==> flow/design.v <==
`timescale 1ns / 1ps
module FourBitCPU(rst, clk, opcode, address, myinput, myoutput, HLT, s_flag, z_flag, c_flag);
parameter n=4;
localparam DEPTH = 2**n;
input rst, clk;
input [3:0] opcode;
input [n-1:0] address;
input [7:0] myinput;
output reg [7:0] myoutput;
output reg HLT, s_flag, z_flag, c_flag;
reg [n-1:0] stackPoint;
reg [7:0] stackReg [0:DEPTH-1];
reg [7:0] mem [0:DEPTH-1];
reg [4:0] progCount;
integer i;
wire [n-1:0] addrNext = address + 1'b1;
wire [n-1:0] spDec    = stackPoint - 1'b1;
wire [7:0] memA   = mem[address];
wire [7:0] memA1  = mem[addrNext];
wire [7:0] mem0   = mem[0];
wire [7:0] stkTop = stackReg[stackPoint];
wire [8:0] sum    = {1'b0, memA} + {1'b0, myinput};
wire       borrow = (memA < myinput);
wire [7:0] andRes = memA & myinput;
wire [7:0] orRes  = memA | myinput;
wire [7:0] xorRes = memA ^ myinput;
always @(posedge clk)
begin
if (rst)
begin
  for (i=0; i<DEPTH; i=i+1)
    begin
      mem[i] <= i;
      stackReg[i] <= i;
    end
  c_flag <= 0;
  z_flag <= 0;
  s_flag <= 0;
  myoutput <= 0;
  HLT <= 0;
  progCount <= 0;
  stackPoint <= 4'b1110;
end
else if (progCount < 16 && !HLT)
begin
progCount <= progCount + 1;
case(opcode)
4'b0000:       
begin
  {c_flag, myoutput} <= sum;
  if (memA == 0) z_flag <= 1;
  s_flag <= 1'b0;
end
4'b0001:       
begin
  s_flag <= borrow;
  c_flag <= borrow;
  z_flag <= (memA == 0);
  myoutput <= memA;
end
4'b0010:       
begin
  mem[address] <= memA1;
  mem[addrNext] <= memA;
  myoutput <= memA1;
end
4'b0011:       
begin
  mem[address] <= mem0;
  if (mem0 == 0) z_flag <= 1;
  myoutput <= mem0;
end
4'b0100:       
begin
  myoutput <= memA >> 1;
end
4'b0101:       
begin
  mem[address] <= myinput;
  myoutput <= myinput;
  z_flag <= (myinput == 0);
end
4'b0110:       
begin
  myoutput <= memA;
  z_flag <= (memA == 0);
end
4'b0111:       
begin
  mem[address] <= andRes;
  myoutput <= andRes;
  if (andRes == 0) z_flag <= 1;
end
4'b1000:       
begin
  c_flag <= 0;
  z_flag <= 0;
  s_flag <= 0;
  myoutput <= memA;
end
4'b1001:       
begin
  mem[address] <= orRes;
  myoutput <= orRes;
  z_flag <= (orRes == 0);
  c_flag <= 1'b0;
  s_flag <= 1'b0;
end
4'b1010:       
begin
  mem[address] <= xorRes;
  myoutput <= xorRes;
  z_flag <= (xorRes == 0);
  c_flag <= 1'b0;
  s_flag <= 1'b0;
end
4'b1011:       
begin
  stackPoint <= spDec;
  stackReg[spDec] <= memA;
  myoutput <= memA;
end
4'b1100:       
begin
  mem[address] <= stkTop;
  stackPoint <= stackPoint + 1'b1;
  myoutput <= stkTop;
end
4'b1101:       
begin
  myoutput <= memA << 1;
  z_flag <= (memA == 0);
end
4'b1110:       
begin
  mem[address] <= ~memA;
  myoutput <= ~memA;
end
4'b1111:       
begin
  HLT <= 1'b1;
end
default: myoutput <= 0;
endcase
end
end
endmodule
Tool chain data of FourBitCPU
Tool output for the design above before and after an edit, in the order of the flow. "original" refers to lines of the RTL above, "edited" to lines of the edited file. "change" is "edited" less "original", of the values as shown. Cell names lack the library's common part. The mark -- stands for no value.

Top module: FourBitCPU. Clock port: clk. Standard-cell library: sky130hd. Corner: tt_025C_1v80.

Edit of the RTL
Unified diff, file above to edited file. This change comes from a script, not from a designer. The edited design behaves differently; no optimisation was intended.

```diff
@@ -64,10 +64,4 @@
   mem[addrNext] <= memA;
   myoutput <= memA1;
-end
-4'b0011:       
-begin
-  mem[address] <= mem0;
-  if (mem0 == 0) z_flag <= 1;
-  myoutput <= mem0;
 end
 4'b0100:       
```

After elaboration
Source: Yosys, flattened and elaborated, memories not mapped. Widths are those after wreduce. Print and check cells do not count. Equal cells are merged and count once. Memory sizes are those after Yosys's memory passes, which may raise the word count (mostly to a power of two), join words into wider ones and drop unused or constant bits.

Bit counts: register bits after elaboration (original 21, edited 21, change 0); memories kept (original 2, edited 2, change 0); elaborated cells (original 159, edited 138, change -21); bits in writable memories (original 256, edited 256, change 0).

Cells by class: multiplexer cells (original 81, edited 73, change -8); reductions and logical operators (original 33, edited 22, change -11); add/sub/neg operators (original 5, edited 5, change 0); equal/unequal tests (original 18, edited 16, change -2); order comparisons (original 2, edited 2, change 0); bitwise logic cells (original 11, edited 11, change 0).

Operator list: 1-bit case mux with 2-bit select (original 10, edited 1, change -9); 15-bit OR reduction (original 9, edited 0, change -9); 1-bit 2-to-1 mux (original 22, edited 27, change +5); 8-bit 2-to-1 mux (original 37, edited 33, change -4); 1-bit bitwise OR (original 7, edited 6, change -1); 8-bit zero test (original 6, edited 5, change -1); 2-bit != test with constant B (original 3, edited 2, change -1); 4-bit by 2-bit equality test with 1-bit output with constant B (original 2, edited 1, change -1); 1-bit case mux with 8-bit select (original 1, edited 0, change -1); 5-bit AND reduction (original 1, edited 0, change -1); 12-bit nonzero test (original 1, edited 0, change -1); 8-bit nonzero test (original 1, edited 0, change -1); 1-bit inverter (original 0, edited 1, change +1); 1-bit case mux with 7-bit select (original 0, edited 1, change +1); 4-bit AND reduction (original 0, edited 1, change +1); 7-bit nonzero test (original 0, edited 1, change +1); 4-bit equality test with constant B (original 8, edited 8, change 0); 4-bit 2-to-1 mux (original 8, edited 8, change 0); 2-bit AND reduction (original 5, edited 5, change 0); 4-bit by 3-bit equality test with 1-bit output with constant B (original 4, edited 4, change 0); 4-bit by 1-bit adder with 4-bit output with constant B (original 2, edited 2, change 0); 2-bit nonzero test (original 2, edited 2, change 0); 3-bit OR reduction (original 2, edited 2, change 0); 4-bit OR reduction (original 2, edited 2, change 0); 5-bit by 1-bit adder with 5-bit output with constant B (original 1, edited 1, change 0); 8-bit by 8-bit adder with 9-bit output (original 1, edited 1, change 0); 8-bit bitwise AND (original 1, edited 1, change 0); 4-bit by 1-bit equality test with 1-bit output with constant B (original 1, edited 1, change 0).

Not every row of either side is listed.

Longest topological paths
Yosys ltp: most cells in a row. Word level: on the elaborated netlist, between registers, memories and ports. Mapped: between sequential cells and ports; inverters and the memories' decode and read muxes count.

Logic depth: depth in word-level cells (original 12, edited 10, change -2); ABC_AREA (original 0, edited 0); depth in mapped cells (original 19, edited 19, change 0).

Synthesis result
The flow's flattened synthesis, as Yosys stat reports it; memories are mapped. The netlist is that of the ABC_AREA named above (0 if unset); the other value can give another one.

Cell types: o22ai_1 (original 117, edited 17, change -100); nand2_1 (original 133, edited 224, change +91); o221ai_1 (original 8, edited 73, change +65); o21ai_0 (original 27, edited 86, change +59); nor2_1 (original 188, edited 231, change +43); mux2i_1 (original 11, edited 42, change +31); mux4_2 (original 100, edited 75, change -25); nand2b_1 (original 11, edited 34, change +23); a221oi_1 (original 13, edited 35, change +22); a22oi_1 (original 41, edited 21, change -20); buf_2 (original 21, edited 38, change +17); a21oi_1 (original 48, edited 61, change +13); buf_1 (original 22, edited 9, change -13); nand3_1 (original 33, edited 43, change +10); mux2_2 (original 6, edited 16, change +10); buf_4 (original 5, edited 15, change +10); inv_1 (original 36, edited 30, change -6); or3_1 (original 12, edited 17, change +5).

Not every row of either side is listed.

Synthesis totals: cells in the netlist (original 1421, edited 1705, change +284); mapped area (mm²) (original 0.0166184, edited 0.0180748, change +0.0014564); flip-flop cells (original 281, edited 281, change 0).

Timing after synthesis
OpenSTA on the mapped netlist: ideal clock, no wires. The path of least setup slack (recovery checks aside). Input and output delay are each 20% of the period. Register names are those of the netlist, which keeps one name where synthesis merged equal registers.

Timing after synthesis: path kind (original input to register, edited input to register); start (original in address[1], edited in address[0]); end (original reg myoutput[7], edited reg c_flag); period (ns) (original 8.0, edited 8.0, change 0.0); path buffers (original 4, edited 5, change +1); setup slack (ns) (original 2.626, edited 2.946, change +0.320); external input delay (ns) (original 1.600, edited 1.600, change 0.000); library setup time (ns) (original 0.122, edited 0.143, change +0.021); path delay (ns) (original 3.774, edited 3.454, change -0.320); launch time at the first pin (ns) (original 1.600, edited 1.600, change 0.000); stages (original 17, edited 17, change 0); data required time (ns) (original 7.878, edited 7.857, change -0.021); data arrival time (ns) (original 5.252, edited 4.911, change -0.341); period reached after synthesis (ns) (original 5.374, edited 5.054, change -0.320).

"path delay" is the arrival time less input delay plus setup time. "stages": output pins that drive a net of the path, with the launching flip-flop's if there is one; two outputs of one cell count as two. "period reached after synthesis" = period - worst setup slack (recovery checks aside). The figure is calculated, with input and output delays left at 20% of the set period. Between the ends stands the longest chain of elaborated cells between them, by number of cells; it is not shown to be the way that was timed. Of several equally long chains one is given. Each line given opens the expression or statement behind the cell; cells for indexed reads and writes are added by Yosys, which also makes memories of some case tables. The chain passes a memory read, where the word-level depth is cut; so it can be longer than that depth. At most two assigning lines are given for a register; there are more.

Between the ends, after synthesis, original:
Cell sequence: clkbuf_1 > clkbuf_1 > mux4_2 > a22o_1 > a221oi_2 > clkbuf_1 > clkbuf_1 > inv_1 > ha_1 > nor2b_1 > o21ai_0 > a21oi_1 > o21a_1 > o211ai_1 > a21oi_1 > o21a_1 > o311a_1. Cells in the longest elaborated chain: 3. Elaborated cells on any way between the ends: 8.

Ends and longest elaborated chain, after synthesis, original: start: declaration (line 7) `input [n-1:0] address;`; memory 16 x 8 bit (line 13) `reg [7:0] mem [0:DEPTH-1];`; 8-bit by 8-bit adder with 9-bit output (line 22) `wire [8:0] sum    = {1'b0, memA} + {1'b0, myinput};`; 8-bit case mux with 12-bit select (line 47) `case(opcode)`; end: assignment (line 59) `myoutput <= memA;`; end: assignment (line 65) `myoutput <= memA1;`; end: declaration (line 9) `output reg [7:0] myoutput;`.

Between the ends, after synthesis, edited:
Cell sequence: buf_2 > buf_2 > mux4_2 > o21ai_0 > o21a_1 > buf_2 > buf_2 > buf_2 > inv_1 > ha_1 > a21o_1 > a2111oi_0 > o21ai_0 > a21o_1 > a21oi_1 > o21ba_2 > a211oi_1. Cells in the longest elaborated chain: 3. Elaborated cells on any way between the ends: 4.

Ends and longest elaborated chain, after synthesis, edited: start: declaration (line 7) `input [n-1:0] address;`; memory 16 x 8 bit (line 13) `reg [7:0] mem [0:DEPTH-1];`; 8-bit less-than comparator (line 23) `wire       borrow = (memA < myinput);`; 1-bit case mux with 3-bit select (line 47) `case(opcode)`; end: assignment (line 36) `c_flag <= 0;`; end: assignment (line 57) `c_flag <= borrow;`; end: declaration (line 10) `output reg HLT, s_flag, z_flag, c_flag;`.

Worst path after layout
From the final timing report of the runs of pair A: the path of least setup slack in the routed layout; clock arrival at registers is part of the times.

Timing post-layout: path kind (original input to register, edited input to register); start (original in address[2], edited in address[0]); end (original mem mem[11][0], edited mem mem[6][6]); period (ns) (original 8.0, edited 8.0, change 0.0); library setup time (ns) (original 0.31, edited 0.29, change -0.02); stages (original 9, edited 13, change +4); data arrival time (ns) (original 5.88, edited 5.88, change 0.00); external input delay (ns) (original 1.60, edited 1.60, change 0.00); setup slack (ns) (original 2.39, edited 2.38, change -0.01); launch time at the first pin (ns) (original 1.60, edited 1.60, change 0.00); data required time (ns) (original 8.27, edited 8.25, change -0.02); path buffers (original 2, edited 3, change +1).

Between the ends stands the longest chain of elaborated cells between them, by number of cells; it is not shown to be the way that was timed. Of several equally long chains one is given. The chain passes a memory read, where the word-level depth is cut; so it can be longer than that depth.

Between the ends, post-layout, original:
Cell sequence: clkdlybuf4s50_1 > nor2b_2 > a221oi_4 > buf_4 > ha_1 > a2bb2oi_1 > a21oi_1 > a221oi_4 > a22oi_1. Cells in the longest elaborated chain: 12. Elaborated cells on any way between the ends: 34.

Ends and longest elaborated chain, post-layout, original: start: declaration (line 7) `input [n-1:0] address;`; 4-bit by 1-bit adder with 4-bit output (line 16) `wire [n-1:0] addrNext = address + 1'b1;`; memory 16 x 8 bit (line 13) `reg [7:0] mem [0:DEPTH-1];`; 8-bit 2-to-1 mux (line 47) `case(opcode)`; 8-bit 2-to-1 mux (line 44) `else if (progCount < 16 && !HLT)`; 8-bit 2-to-1 mux (line 29) `if (rst)`; 8-bit 2-to-1 mux (7 in a row); end: declaration (line 13).

Between the ends, post-layout, edited:
Cell sequence: buf_2 > buf_4 > mux4_2 > nand2b_1 > nand3_1 > o21a_1 > buf_4 > ha_1 > inv_1 > nand2_1 > a221oi_1 > o22a_1 > o221ai_1. Cells in the longest elaborated chain: 11. Elaborated cells on any way between the ends: 33.

Ends and longest elaborated chain, post-layout, edited: start: declaration (line 7) `input [n-1:0] address;`; 4-bit by 1-bit adder with 4-bit output (line 16) `wire [n-1:0] addrNext = address + 1'b1;`; memory 16 x 8 bit (line 13) `reg [7:0] mem [0:DEPTH-1];`; 8-bit 2-to-1 mux (line 47) `case(opcode)`; 8-bit 2-to-1 mux (line 44) `else if (progCount < 16 && !HLT)`; 8-bit 2-to-1 mux (line 29) `if (rst)`; 8-bit 2-to-1 mux (6 in a row); end: declaration (line 13).

Layout results
Both versions went through the flow (Yosys, OpenROAD) with the same settings in each pair. Constraints: input delay and output delay 20% of the set period each, output load 0.01 pF.

Flow settings, pair A:
The entry for CORE_UTILIZATION reads 40. The figure for period_ns is 8.0. The figure for CAP_MARGIN is 20. The figure for CORE_MARGIN is 2. The figure for SLEW_MARGIN is 20.

Measured results, pair A: lowest hold slack (ns) (original 0.460, edited 0.465, change +0.005); setup slack of the critical path (ns) (original 2.388, edited 2.379, change -0.009); post-route setup TNS (ns) (original 0.000, edited 0.000, change 0.000); die area (mm²) (original 0.0431933, edited 0.0469026, change +0.0037093); clock period reached (ns) (original 5.612, edited 5.621, change +0.009); post-synthesis cell area (mm²) (original 0.0166184, edited 0.0180748, change +0.0014564); total design power (mW) (original 3.903, edited 4.073, change +0.170); utilization after layout (%) (original 45.0, edited 44.6, change -0.4); standard-cell area after routing (mm²) (original 0.0184189, edited 0.0197902, change +0.0013713).

Flow settings, pair B:
The figure for CAP_MARGIN is 5. The figure for CORE_MARGIN is 9. The entry for CORE_UTILIZATION reads 17. The figure for CTS_CLUSTER_DIAMETER is 287. For GPL_ROUTABILITY_DRIVEN the number is 1. The figure for PLACE_DENSITY_LB_ADDON is 0.02. SETUP_SLACK_MARGIN: -0.1. The figure for period_ns is 3.67. The figure for SLEW_MARGIN is 20.

Measured results, pair B: lowest hold slack (ns) (original 0.470, edited 0.475, change +0.005); setup slack of the critical path (ns) (original 0.022, edited -0.017, change -0.039); post-route setup TNS (ns) (original 0.000, edited -0.017, change -0.017); die area (mm²) (original 0.109336, edited 0.118384, change +0.009048); clock period reached (ns) (original 3.648, edited 3.687, change +0.039); post-synthesis cell area (mm²) (original 0.0166184, edited 0.0180748, change +0.0014564); total design power (mW) (original 10.244, edited 10.210, change -0.034); utilization after layout (%) (original 23.4, edited 23.4, change 0.0); standard-cell area after routing (mm²) (original 0.0226355, edited 0.0246737, change +0.0020382).

"clock period reached": clock period set for the run, less the worst setup slack. It is reckoned from that one timing run; input and output delays stay at 20% of the period that was set. "total design power" rests on the timing tool's default activity at the inputs, not on a simulated workload.
